==> flow/design.v <==
`timescale 1ns / 1ps
module SelectionOfAvatar(
	input [1:0] mode,
	input [5:0] userID,
	input [1:0] candidate,  
	input CLK,
	input rst,  
	output reg [1:0] ballotBoxId,
	output reg [5:0] numberOfRegisteredVoters,
	output reg [5:0] numberOfVotesWinner,  
	output reg [1:0] WinnerId,
	output reg AlreadyRegistered,
	output reg AlreadyVoted,
	output reg NotRegistered,
	output reg VotingHasNotStarted,
	output reg RegistrationHasEnded
	);
    reg [5:0] registered [0:63];
    reg [5:0] voted [0:63];
    integer i, clock, registeredNum, votedNum;
    integer airV, fireV, waterV, earthV;
	always @(posedge CLK)
	begin
	if (rst) begin
        clock = 0;
		registeredNum = 0;
		votedNum = 0;
		airV = 0;
		fireV = 0;
		waterV = 0;
		earthV = 0;
		for(i=0; i<64; i = i+1) begin
            registered[i]=6'b000000;
            voted[i]=6'b000000;
        end
        ballotBoxId =0;
        numberOfRegisteredVoters=0;
        numberOfVotesWinner=0;
        WinnerId=0;
        AlreadyRegistered=0;
        AlreadyVoted=0;
        NotRegistered=0;
        VotingHasNotStarted=0;
        RegistrationHasEnded=0;
	end
	else begin
		clock=clock+1;
        ballotBoxId =0;
        numberOfRegisteredVoters=0;
        numberOfVotesWinner=0;
        WinnerId=0;
        AlreadyRegistered=0;
        AlreadyVoted=0;
        NotRegistered=0;
        VotingHasNotStarted=0;
        RegistrationHasEnded=0;
        if(clock<=100) begin
            ballotBoxId=userID[5:4];
            if(mode==1) begin
                VotingHasNotStarted=1;
            end
            if(mode==0) begin
                if(registered[userID]==0) begin
                    registered[userID]=1;
                    ballotBoxId=userID[5:4];
                    registeredNum=registeredNum+1;
                end
                else begin 
                    AlreadyRegistered=1;
                    ballotBoxId=userID[5:4];
                end
            end
            numberOfRegisteredVoters=registeredNum;
        end
        else if(clock<=200) begin
            ballotBoxId=userID[5:4];
            numberOfRegisteredVoters=registeredNum;
            if(mode==0) begin
                RegistrationHasEnded=1;
            end
            if(mode==1) begin
                if(registered[userID]==1) begin
                    if(voted[userID]==0)begin
                        voted[userID]=1;
                        if(candidate==0)begin
                            airV=airV+1;
                        end
                        if(candidate==1)begin
                            fireV=fireV+1;
                        end
                        if(candidate==2)begin
                            waterV=waterV+1;
                        end
                        if(candidate==3)begin
                            earthV=earthV+1;
                        end
                    end 
                    else begin
                        AlreadyVoted=1;
                    end   
                end
                else begin
                    NotRegistered=1;
                end
            end    
        end
        else if(clock>200) begin
            numberOfRegisteredVoters=registeredNum;
            numberOfVotesWinner=airV;
            WinnerId=2'b0;
            if (fireV > numberOfVotesWinner) begin
				numberOfVotesWinner = fireV;
				WinnerId = 2'b01;
			end
			if (waterV > numberOfVotesWinner) begin
				numberOfVotesWinner = waterV;
				WinnerId = 2'b10;
			end
			if (earthV> numberOfVotesWinner) begin
				numberOfVotesWinner = earthV;
				WinnerId = 2'b11;
			end
        end
	end
	end
endmodule
--- tool output ---
### Reports on SelectionOfAvatar

Tool output for the design above before and after an edit, in the order of the flow.
Lines under "unedited" count in the file above, lines under "edited" in the edited file.
"difference": "edited" minus "unedited" as printed here. "relative change": 100 x difference / "unedited".
Not given: --

* top module: SelectionOfAvatar
* clock port: CLK
* library: sky130hd
* library corner: tt_025C_1v80

### Diff

Unified diff, file above to edited file.
The edit is scripted: it alters the design's behaviour and was not made to optimise anything.

```diff
@@ -113,5 +113,5 @@
 				WinnerId = 2'b01;
 			end
-			if (waterV > numberOfVotesWinner) begin
+			if (waterV <= numberOfVotesWinner) begin
 				numberOfVotesWinner = waterV;
 				WinnerId = 2'b10;
```

### Elaborated design

Yosys after proc, flatten, opt, wreduce and memory -nomap, before mapping. Print and check cells are not counted. Equal cells are merged and count once.

Operators by class
* equality and inequality tests: unedited 68, edited 68, difference 0, relative change 0.00%
* reductions and logical operators: unedited 208, edited 208, difference 0, relative change 0.00%
* shift-type cells: unedited 0, edited 0, difference 0
* order comparisons: unedited 6, edited 6, difference 0, relative change 0.00%
* multipliers: unedited 0, edited 0, difference 0
* bitwise logic cells: unedited 70, edited 70, difference 0, relative change 0.00%
* add/sub/neg operators: unedited 6, edited 6, difference 0, relative change 0.00%
* div/mod/pow operators: unedited 0, edited 0, difference 0
* muxes and demuxes: unedited 104, edited 104, difference 0, relative change 0.00%

Operators with widths
* greater-than comparator 32 x 6 -> 1 bit: unedited 3, edited 2, difference -1, relative change -33.33%
* <= comparator 32 x 6 -> 1 bit: unedited 0, edited 1, difference +1

Operator kinds equal on both sides are left out: 27.

Bit counts
* word-level cells: unedited 606, edited 606, difference 0, relative change 0.00%
* bits in read-only memories: unedited 0, edited 0, difference 0
* word width x clocked read ports: unedited 0, edited 0, difference 0
* memory cells: unedited 0, edited 0, difference 0
* latch bits: unedited 0, edited 0, difference 0
* bits in registers: unedited 981, edited 981, difference 0, relative change 0.00%
* memory bits (writable): unedited 0, edited 0, difference 0
* bits of input ports: unedited 12, edited 12, difference 0, relative change 0.00%

### Logic depth

Yosys ltp: most cells in a row. Word level: on the elaborated netlist, between registers, memories and ports. Mapped: between sequential cells and ports; inverters and the memories' decode and read muxes count.

Logic depth
* depth after elaboration: unedited 14, edited 14, difference 0, relative change 0.00%
* ABC_AREA: unedited 0, edited 0
* mapped depth: unedited 28, edited 28, difference 0, relative change 0.00%
* depth with buffers taken out: unedited 27, edited 27, difference 0, relative change 0.00%

### Mapped cells and area

Yosys stat after the flow's synthesis: flattened, memories mapped to cells. It holds for the ABC_AREA given above (unset counts as 0); a run with the other value may have another netlist.

Cell types
* sky130_fd_sc_hd__nand2_1: unedited 201, edited 102, difference -99, relative change -49.25%
* sky130_fd_sc_hd__a21oi_1: unedited 43, edited 115, difference +72, relative change +167.44%
* sky130_fd_sc_hd__a31oi_1: unedited 7, edited 70, difference +63, relative change +900.00%
* sky130_fd_sc_hd__o41ai_1: unedited 60, edited 5, difference -55, relative change -91.67%
* sky130_fd_sc_hd__o21ai_0: unedited 19, edited 68, difference +49, relative change +257.89%
* sky130_fd_sc_hd__or3_1: unedited 19, edited 64, difference +45, relative change +236.84%
* sky130_fd_sc_hd__nor2_1: unedited 129, edited 162, difference +33, relative change +25.58%
* sky130_fd_sc_hd__clkbuf_1: unedited 122, edited 90, difference -32, relative change -26.23%
* sky130_fd_sc_hd__o211ai_1: unedited 35, edited 4, difference -31, relative change -88.57%
* sky130_fd_sc_hd__or2_2: unedited 37, edited 8, difference -29, relative change -78.38%
* sky130_fd_sc_hd__nor4_1: unedited 47, edited 24, difference -23, relative change -48.94%
* sky130_fd_sc_hd__mux2_2: unedited 30, edited 8, difference -22, relative change -73.33%
* sky130_fd_sc_hd__inv_1: unedited 59, edited 39, difference -20, relative change -33.90%
* sky130_fd_sc_hd__o311ai_0: unedited 22, edited 3, difference -19, relative change -86.36%
* sky130_fd_sc_hd__nor2b_1: unedited 34, edited 17, difference -17, relative change -50.00%
* sky130_fd_sc_hd__buf_2: unedited 16, edited 32, difference +16, relative change +100.00%
* sky130_fd_sc_hd__or4_1: unedited 46, edited 34, difference -12, relative change -26.09%
* sky130_fd_sc_hd__and2_1: unedited 7, edited 19, difference +12, relative change +171.43%

Cell types equal on both sides are left out: 11.
Not every row of either side is listed.

Synthesis totals
* mapped area (mm²): unedited 0.0149769, edited 0.0144088, difference -0.0005681, relative change -3.79%
* mapped flip-flops: unedited 289, edited 289, difference 0, relative change 0.00%
* standard cells after synthesis: unedited 1768, edited 1707, difference -61, relative change -3.45%
* area of sequential cells (mm²): unedited 0.0057855, edited 0.0057855, difference 0.0000000, relative change 0.00%

### Path before layout

OpenSTA on the mapped netlist: ideal clock, no wires. The path of least setup slack (recovery checks aside). Input and output delay are each 20% of the period. Register names are those of the netlist, which keeps one name where synthesis merged equal registers.

Timing post-synthesis
* kind: unedited register to register, edited register to register
* start: unedited reg airV[1], edited reg airV[2]
* end: unedited reg numberOfVotesWinner[1], edited reg numberOfVotesWinner[0]
* data arrival time (ps): unedited 5027, edited 4794, difference -233, relative change -4.63%
* launch time at the first pin (ps): unedited 0, edited 0, difference 0
* driving pins on the path: unedited 29, edited 27, difference -2, relative change -6.90%
* period (ps): unedited 6000, edited 6000, difference 0, relative change 0.00%
* path delay (ps): unedited 5099, edited 4917, difference -182, relative change -3.57%
* setup slack (ps): unedited 902, edited 1083, difference +181
* data required time (ps): unedited 5928, edited 5877, difference -51, relative change -0.86%
* buffers on the path: unedited 1, edited 1, difference 0, relative change 0.00%
* period reached after synthesis (ps): unedited 5098, edited 4917, difference -181, relative change -3.55%

"path delay" is the arrival time less input delay plus setup time.
"driving pins on the path" counts driving pins, that of a launching flip-flop among them; a cell with two outputs on the path counts twice.
"period reached after synthesis" is the clock period less the worst setup slack; recovery checks do not enter. This is arithmetic on one report: input and output delays are still those of the set period (20% each).
Between the ends stands the longest chain of elaborated cells between them, by number of cells; it is not shown to be the way that was timed. Of several equally long chains one is given.
Each line given opens the expression or statement behind the cell; cells for indexed reads and writes are added by Yosys, which also makes memories of some case tables.
At most two assigning lines are given for a register; there are more.

Between the ends, post-synthesis, unedited:
* cells stage by stage: sky130_fd_sc_hd__dfxtp_1 > sky130_fd_sc_hd__inv_1 > sky130_fd_sc_hd__ha_1 > sky130_fd_sc_hd__nor2b_1 > sky130_fd_sc_hd__o21ai_0 > sky130_fd_sc_hd__a21oi_1 > sky130_fd_sc_hd__a211oi_1 > sky130_fd_sc_hd__o21ai_1 > sky130_fd_sc_hd__mux2_2 > sky130_fd_sc_hd__inv_1 > sky130_fd_sc_hd__ha_1 > sky130_fd_sc_hd__nor2b_1 > sky130_fd_sc_hd__o21a_1 > sky130_fd_sc_hd__o21ai_0 > sky130_fd_sc_hd__nand2b_1 > sky130_fd_sc_hd__a211oi_1 > sky130_fd_sc_hd__o21ai_1 > sky130_fd_sc_hd__mux2i_1 > sky130_fd_sc_hd__ha_1 > sky130_fd_sc_hd__nor2b_1 > sky130_fd_sc_hd__o21a_1 > sky130_fd_sc_hd__o21a_1 > sky130_fd_sc_hd__o21ai_0 > sky130_fd_sc_hd__nand2b_1 > sky130_fd_sc_hd__a21oi_1 > sky130_fd_sc_hd__o21ai_0 > sky130_fd_sc_hd__clkbuf_1 > sky130_fd_sc_hd__or2_2 > sky130_fd_sc_hd__a21oi_1
* cells in the longest elaborated chain: 14

Ends and longest elaborated chain, post-synthesis, unedited
* start: declaration: line 21 `integer airV, fireV, waterV, earthV;`
* start: assignment: line 28 `airV = 0;`
* start: assignment: line 86 `airV=airV+1;`
* greater-than comparator 32 x 6 -> 1 bit: line 111 `if (fireV > numberOfVotesWinner) begin`
* 2-to-1 mux 6 bit: line 111
* 2-to-1 mux 6 bit: line 107 `else if(clock>200) begin`
* 2-to-1 mux 6 bit: line 75 `else if(clock<=200) begin`
* 2-to-1 mux 6 bit: line 57 `if(clock<=100) begin`
* 2-to-1 mux 6 bit: line 24 `if (rst) begin`
* greater-than comparator 32 x 6 -> 1 bit: line 115 `if (waterV > numberOfVotesWinner) begin`
* 2-to-1 mux 6 bit: line 115
* 2-to-1 mux 6 bit: line 107
* 2-to-1 mux 6 bit: line 75
* 2-to-1 mux 6 bit: line 57
* 2-to-1 mux 6 bit: line 24
* greater-than comparator 32 x 6 -> 1 bit: line 119 `if (earthV> numberOfVotesWinner) begin`
* 2-to-1 mux 6 bit: line 119
* end: assignment: line 116 `numberOfVotesWinner = waterV;`
* end: assignment: line 120 `numberOfVotesWinner = earthV;`
* end: declaration: line 10 `output reg [5:0] numberOfVotesWinner,`

Between the ends, post-synthesis, edited:
* cells stage by stage: sky130_fd_sc_hd__dfxtp_1 > sky130_fd_sc_hd__inv_1 > sky130_fd_sc_hd__ha_1 > sky130_fd_sc_hd__nand3_1 > sky130_fd_sc_hd__or2_2 > sky130_fd_sc_hd__a211o_1 > sky130_fd_sc_hd__clkbuf_1 > sky130_fd_sc_hd__mux2_2 > sky130_fd_sc_hd__ha_1 > sky130_fd_sc_hd__nor2b_1 > sky130_fd_sc_hd__o21a_1 > sky130_fd_sc_hd__o21ai_0 > sky130_fd_sc_hd__nand2b_1 > sky130_fd_sc_hd__a211oi_1 > sky130_fd_sc_hd__o21ai_1 > sky130_fd_sc_hd__mux2i_1 > sky130_fd_sc_hd__inv_1 > sky130_fd_sc_hd__ha_1 > sky130_fd_sc_hd__nor2b_1 > sky130_fd_sc_hd__o21a_1 > sky130_fd_sc_hd__o21a_1 > sky130_fd_sc_hd__o21ai_0 > sky130_fd_sc_hd__nand2b_1 > sky130_fd_sc_hd__a21oi_1 > sky130_fd_sc_hd__o21ai_1 > sky130_fd_sc_hd__mux2i_1 > sky130_fd_sc_hd__nor2_1
* cells in the longest elaborated chain: 14

Ends and longest elaborated chain, post-synthesis, edited
* start: declaration: line 21 `integer airV, fireV, waterV, earthV;`
* start: assignment: line 28 `airV = 0;`
* start: assignment: line 86 `airV=airV+1;`
* greater-than comparator 32 x 6 -> 1 bit: line 111 `if (fireV > numberOfVotesWinner) begin`
* 2-to-1 mux 6 bit: line 111
* 2-to-1 mux 6 bit: line 107 `else if(clock>200) begin`
* 2-to-1 mux 6 bit: line 75 `else if(clock<=200) begin`
* 2-to-1 mux 6 bit: line 57 `if(clock<=100) begin`
* 2-to-1 mux 6 bit: line 24 `if (rst) begin`
* <= comparator 32 x 6 -> 1 bit: line 115 `if (waterV <= numberOfVotesWinner) begin`
* 2-to-1 mux 6 bit: line 115
* 2-to-1 mux 6 bit: line 107
* 2-to-1 mux 6 bit: line 75
* 2-to-1 mux 6 bit: line 57
* 2-to-1 mux 6 bit: line 24
* greater-than comparator 32 x 6 -> 1 bit: line 119 `if (earthV> numberOfVotesWinner) begin`
* 2-to-1 mux 6 bit: line 119
* end: assignment: line 116 `numberOfVotesWinner = waterV;`
* end: assignment: line 120 `numberOfVotesWinner = earthV;`
* end: declaration: line 10 `output reg [5:0] numberOfVotesWinner,`

### Worst path after layout

Path of least setup slack in the final report of the runs of pair 1 (OpenROAD, finished layout, wires in). Where an end is a register, its clock arrival counts in the times.
The path's times are printed in steps of 10 ps; the period is the one set.

Timing post-layout
* kind: unedited register to register, edited register to register
* start: unedited reg airV[1], edited reg airV[4]
* end: unedited reg numberOfVotesWinner[1], edited reg numberOfVotesWinner[2]
* data arrival time (ps): unedited 6010, edited 5770, difference -240, relative change -3.99%
* data required time (ps): unedited 6440, edited 6380, difference -60, relative change -0.93%
* driving pins on the path: unedited 28, edited 27, difference -1, relative change -3.57%
* setup slack (ps): unedited 430, edited 610, difference +180
* buffers on the path: unedited 0, edited 0, difference 0
* launch time at the first pin (ps): unedited 520, edited 520, difference 0, relative change 0.00%
* period (ps): unedited 6000, edited 6000, difference 0, relative change 0.00%

Between the ends stands the longest chain of elaborated cells between them, by number of cells; it is not shown to be the way that was timed. Of several equally long chains one is given.
At most two assigning lines are given for a register; there are more.

Between the ends, post-layout, unedited:
* cells stage by stage: sky130_fd_sc_hd__dfxtp_1 > sky130_fd_sc_hd__inv_1 > sky130_fd_sc_hd__ha_1 > sky130_fd_sc_hd__nor2b_1 > sky130_fd_sc_hd__o21ai_0 > sky130_fd_sc_hd__a21oi_1 > sky130_fd_sc_hd__a211oi_1 > sky130_fd_sc_hd__o21ai_2 > sky130_fd_sc_hd__mux2_2 > sky130_fd_sc_hd__inv_1 > sky130_fd_sc_hd__ha_1 > sky130_fd_sc_hd__nor2b_1 > sky130_fd_sc_hd__o21a_1 > sky130_fd_sc_hd__o21ai_0 > sky130_fd_sc_hd__nand2b_1 > sky130_fd_sc_hd__a211oi_1 > sky130_fd_sc_hd__o21ai_2 > sky130_fd_sc_hd__mux2i_1 > sky130_fd_sc_hd__ha_1 > sky130_fd_sc_hd__nor2b_1 > sky130_fd_sc_hd__o21a_1 > sky130_fd_sc_hd__o21a_1 > sky130_fd_sc_hd__o21ai_0 > sky130_fd_sc_hd__nand2b_1 > sky130_fd_sc_hd__a21oi_1 > sky130_fd_sc_hd__o21ai_1 > sky130_fd_sc_hd__or2_2 > sky130_fd_sc_hd__a21oi_1
* cells in the longest elaborated chain: 14

Ends and longest elaborated chain, post-layout, unedited
* start: declaration: line 21 `integer airV, fireV, waterV, earthV;`
* start: assignment: line 28 `airV = 0;`
* start: assignment: line 86 `airV=airV+1;`
* greater-than comparator 32 x 6 -> 1 bit: line 111 `if (fireV > numberOfVotesWinner) begin`
* 2-to-1 mux 6 bit: line 111
* 2-to-1 mux 6 bit: line 107 `else if(clock>200) begin`
* 2-to-1 mux 6 bit: line 75 `else if(clock<=200) begin`
* 2-to-1 mux 6 bit: line 57 `if(clock<=100) begin`
* 2-to-1 mux 6 bit: line 24 `if (rst) begin`
* greater-than comparator 32 x 6 -> 1 bit: line 115 `if (waterV > numberOfVotesWinner) begin`
* 2-to-1 mux 6 bit: line 115
* 2-to-1 mux 6 bit: line 107
* 2-to-1 mux 6 bit: line 75
* 2-to-1 mux 6 bit: line 57
* 2-to-1 mux 6 bit: line 24
* greater-than comparator 32 x 6 -> 1 bit: line 119 `if (earthV> numberOfVotesWinner) begin`
* 2-to-1 mux 6 bit: line 119
* end: assignment: line 116 `numberOfVotesWinner = waterV;`
* end: assignment: line 120 `numberOfVotesWinner = earthV;`
* end: declaration: line 10 `output reg [5:0] numberOfVotesWinner,`

Between the ends, post-layout, edited:
* cells stage by stage: sky130_fd_sc_hd__dfxtp_1 > sky130_fd_sc_hd__inv_1 > sky130_fd_sc_hd__ha_1 > sky130_fd_sc_hd__a21o_1 > sky130_fd_sc_hd__a21oi_1 > sky130_fd_sc_hd__o21ai_0 > sky130_fd_sc_hd__a211o_1 > sky130_fd_sc_hd__mux2i_1 > sky130_fd_sc_hd__ha_1 > sky130_fd_sc_hd__nor2b_1 > sky130_fd_sc_hd__o21a_1 > sky130_fd_sc_hd__o21ai_0 > sky130_fd_sc_hd__nand2b_1 > sky130_fd_sc_hd__a211oi_1 > sky130_fd_sc_hd__o21ai_2 > sky130_fd_sc_hd__mux2i_1 > sky130_fd_sc_hd__inv_1 > sky130_fd_sc_hd__ha_1 > sky130_fd_sc_hd__nor2b_1 > sky130_fd_sc_hd__o21a_1 > sky130_fd_sc_hd__o21a_1 > sky130_fd_sc_hd__o21ai_0 > sky130_fd_sc_hd__nand2b_1 > sky130_fd_sc_hd__a21oi_1 > sky130_fd_sc_hd__o21ai_4 > sky130_fd_sc_hd__mux2i_1 > sky130_fd_sc_hd__nor2_1
* cells in the longest elaborated chain: 14

Ends and longest elaborated chain, post-layout, edited
* start: declaration: line 21 `integer airV, fireV, waterV, earthV;`
* start: assignment: line 28 `airV = 0;`
* start: assignment: line 86 `airV=airV+1;`
* greater-than comparator 32 x 6 -> 1 bit: line 111 `if (fireV > numberOfVotesWinner) begin`
* 2-to-1 mux 6 bit: line 111
* 2-to-1 mux 6 bit: line 107 `else if(clock>200) begin`
* 2-to-1 mux 6 bit: line 75 `else if(clock<=200) begin`
* 2-to-1 mux 6 bit: line 57 `if(clock<=100) begin`
* 2-to-1 mux 6 bit: line 24 `if (rst) begin`
* <= comparator 32 x 6 -> 1 bit: line 115 `if (waterV <= numberOfVotesWinner) begin`
* 2-to-1 mux 6 bit: line 115
* 2-to-1 mux 6 bit: line 107
* 2-to-1 mux 6 bit: line 75
* 2-to-1 mux 6 bit: line 57
* 2-to-1 mux 6 bit: line 24
* greater-than comparator 32 x 6 -> 1 bit: line 119 `if (earthV> numberOfVotesWinner) begin`
* 2-to-1 mux 6 bit: line 119
* end: assignment: line 116 `numberOfVotesWinner = waterV;`
* end: assignment: line 120 `numberOfVotesWinner = earthV;`
* end: declaration: line 10 `output reg [5:0] numberOfVotesWinner,`

### Measured runs

Runs of the flow (Yosys, OpenROAD) on both versions; the two runs of a pair have the same settings. The constraints put input and output delay at 20% of the set period each and load the outputs with 0.01 pF.

Settings, pair 1:
* CORE_UTILIZATION: 40
* period_ns: 6.0
* CAP_MARGIN: 20
* CORE_MARGIN: 2
* SLEW_MARGIN: 20

Measured results, pair 1
* sum of negative setup slack (ps): unedited 0, edited 0, difference 0
* clock period reached (ps): unedited 5574, edited 5392, difference -182, relative change -3.27%
* Yosys chip area after synthesis (mm²): unedited 0.0149769, edited 0.0144088, difference -0.0005681, relative change -3.79%
* total power after layout (uW): unedited 4343, edited 4277, difference -66, relative change -1.52%
* lowest hold slack (ps): unedited 449, edited 460, difference +11
* overall die area (mm²): unedited 0.0390062, edited 0.0375565, difference -0.0014497, relative change -3.72%
* final utilization (%): unedited 45.6, edited 46.2, difference +0.6
* standard-cell area after layout (mm²): unedited 0.0167861, edited 0.0163882, difference -0.0003979, relative change -2.37%
* worst setup slack after layout (ps): unedited 426, edited 608, difference +182

Settings, pair 2:
* CAP_MARGIN: 15
* CORE_MARGIN: 2
* CORE_UTILIZATION: 22
* CTS_CLUSTER_SIZE: 89
* GPL_TIMING_DRIVEN: 1
* PLACE_DENSITY_LB_ADDON: 0.15
* SETUP_SLACK_MARGIN: 0.93
* SLEW_MARGIN: 25
* period_ns: 4.92

Measured results, pair 2
* sum of negative setup slack (ps): unedited 0, edited 0, difference 0
* clock period reached (ps): unedited 4685, edited 4719, difference +34, relative change +0.73%
* Yosys chip area after synthesis (mm²): unedited 0.0149769, edited 0.0144088, difference -0.0005681, relative change -3.79%
* total power after layout (uW): unedited 5529, edited 5373, difference -156, relative change -2.82%
* lowest hold slack (ps): unedited 457, edited 456, difference -1
* overall die area (mm²): unedited 0.07018, edited 0.0675584, difference -0.0026216, relative change -3.74%
* final utilization (%): unedited 28.6, edited 27.8, difference -0.8
* standard-cell area after layout (mm²): unedited 0.0192635, edited 0.0179747, difference -0.0012888, relative change -6.69%
* worst setup slack after layout (ps): unedited 235, edited 201, difference -34

"clock period reached" = clock period - worst setup slack. The figure is calculated, with input and output delays left at 20% of the set period.
"total power after layout" is the tool's figure for a default switching activity; nothing was simulated.
--- end ---
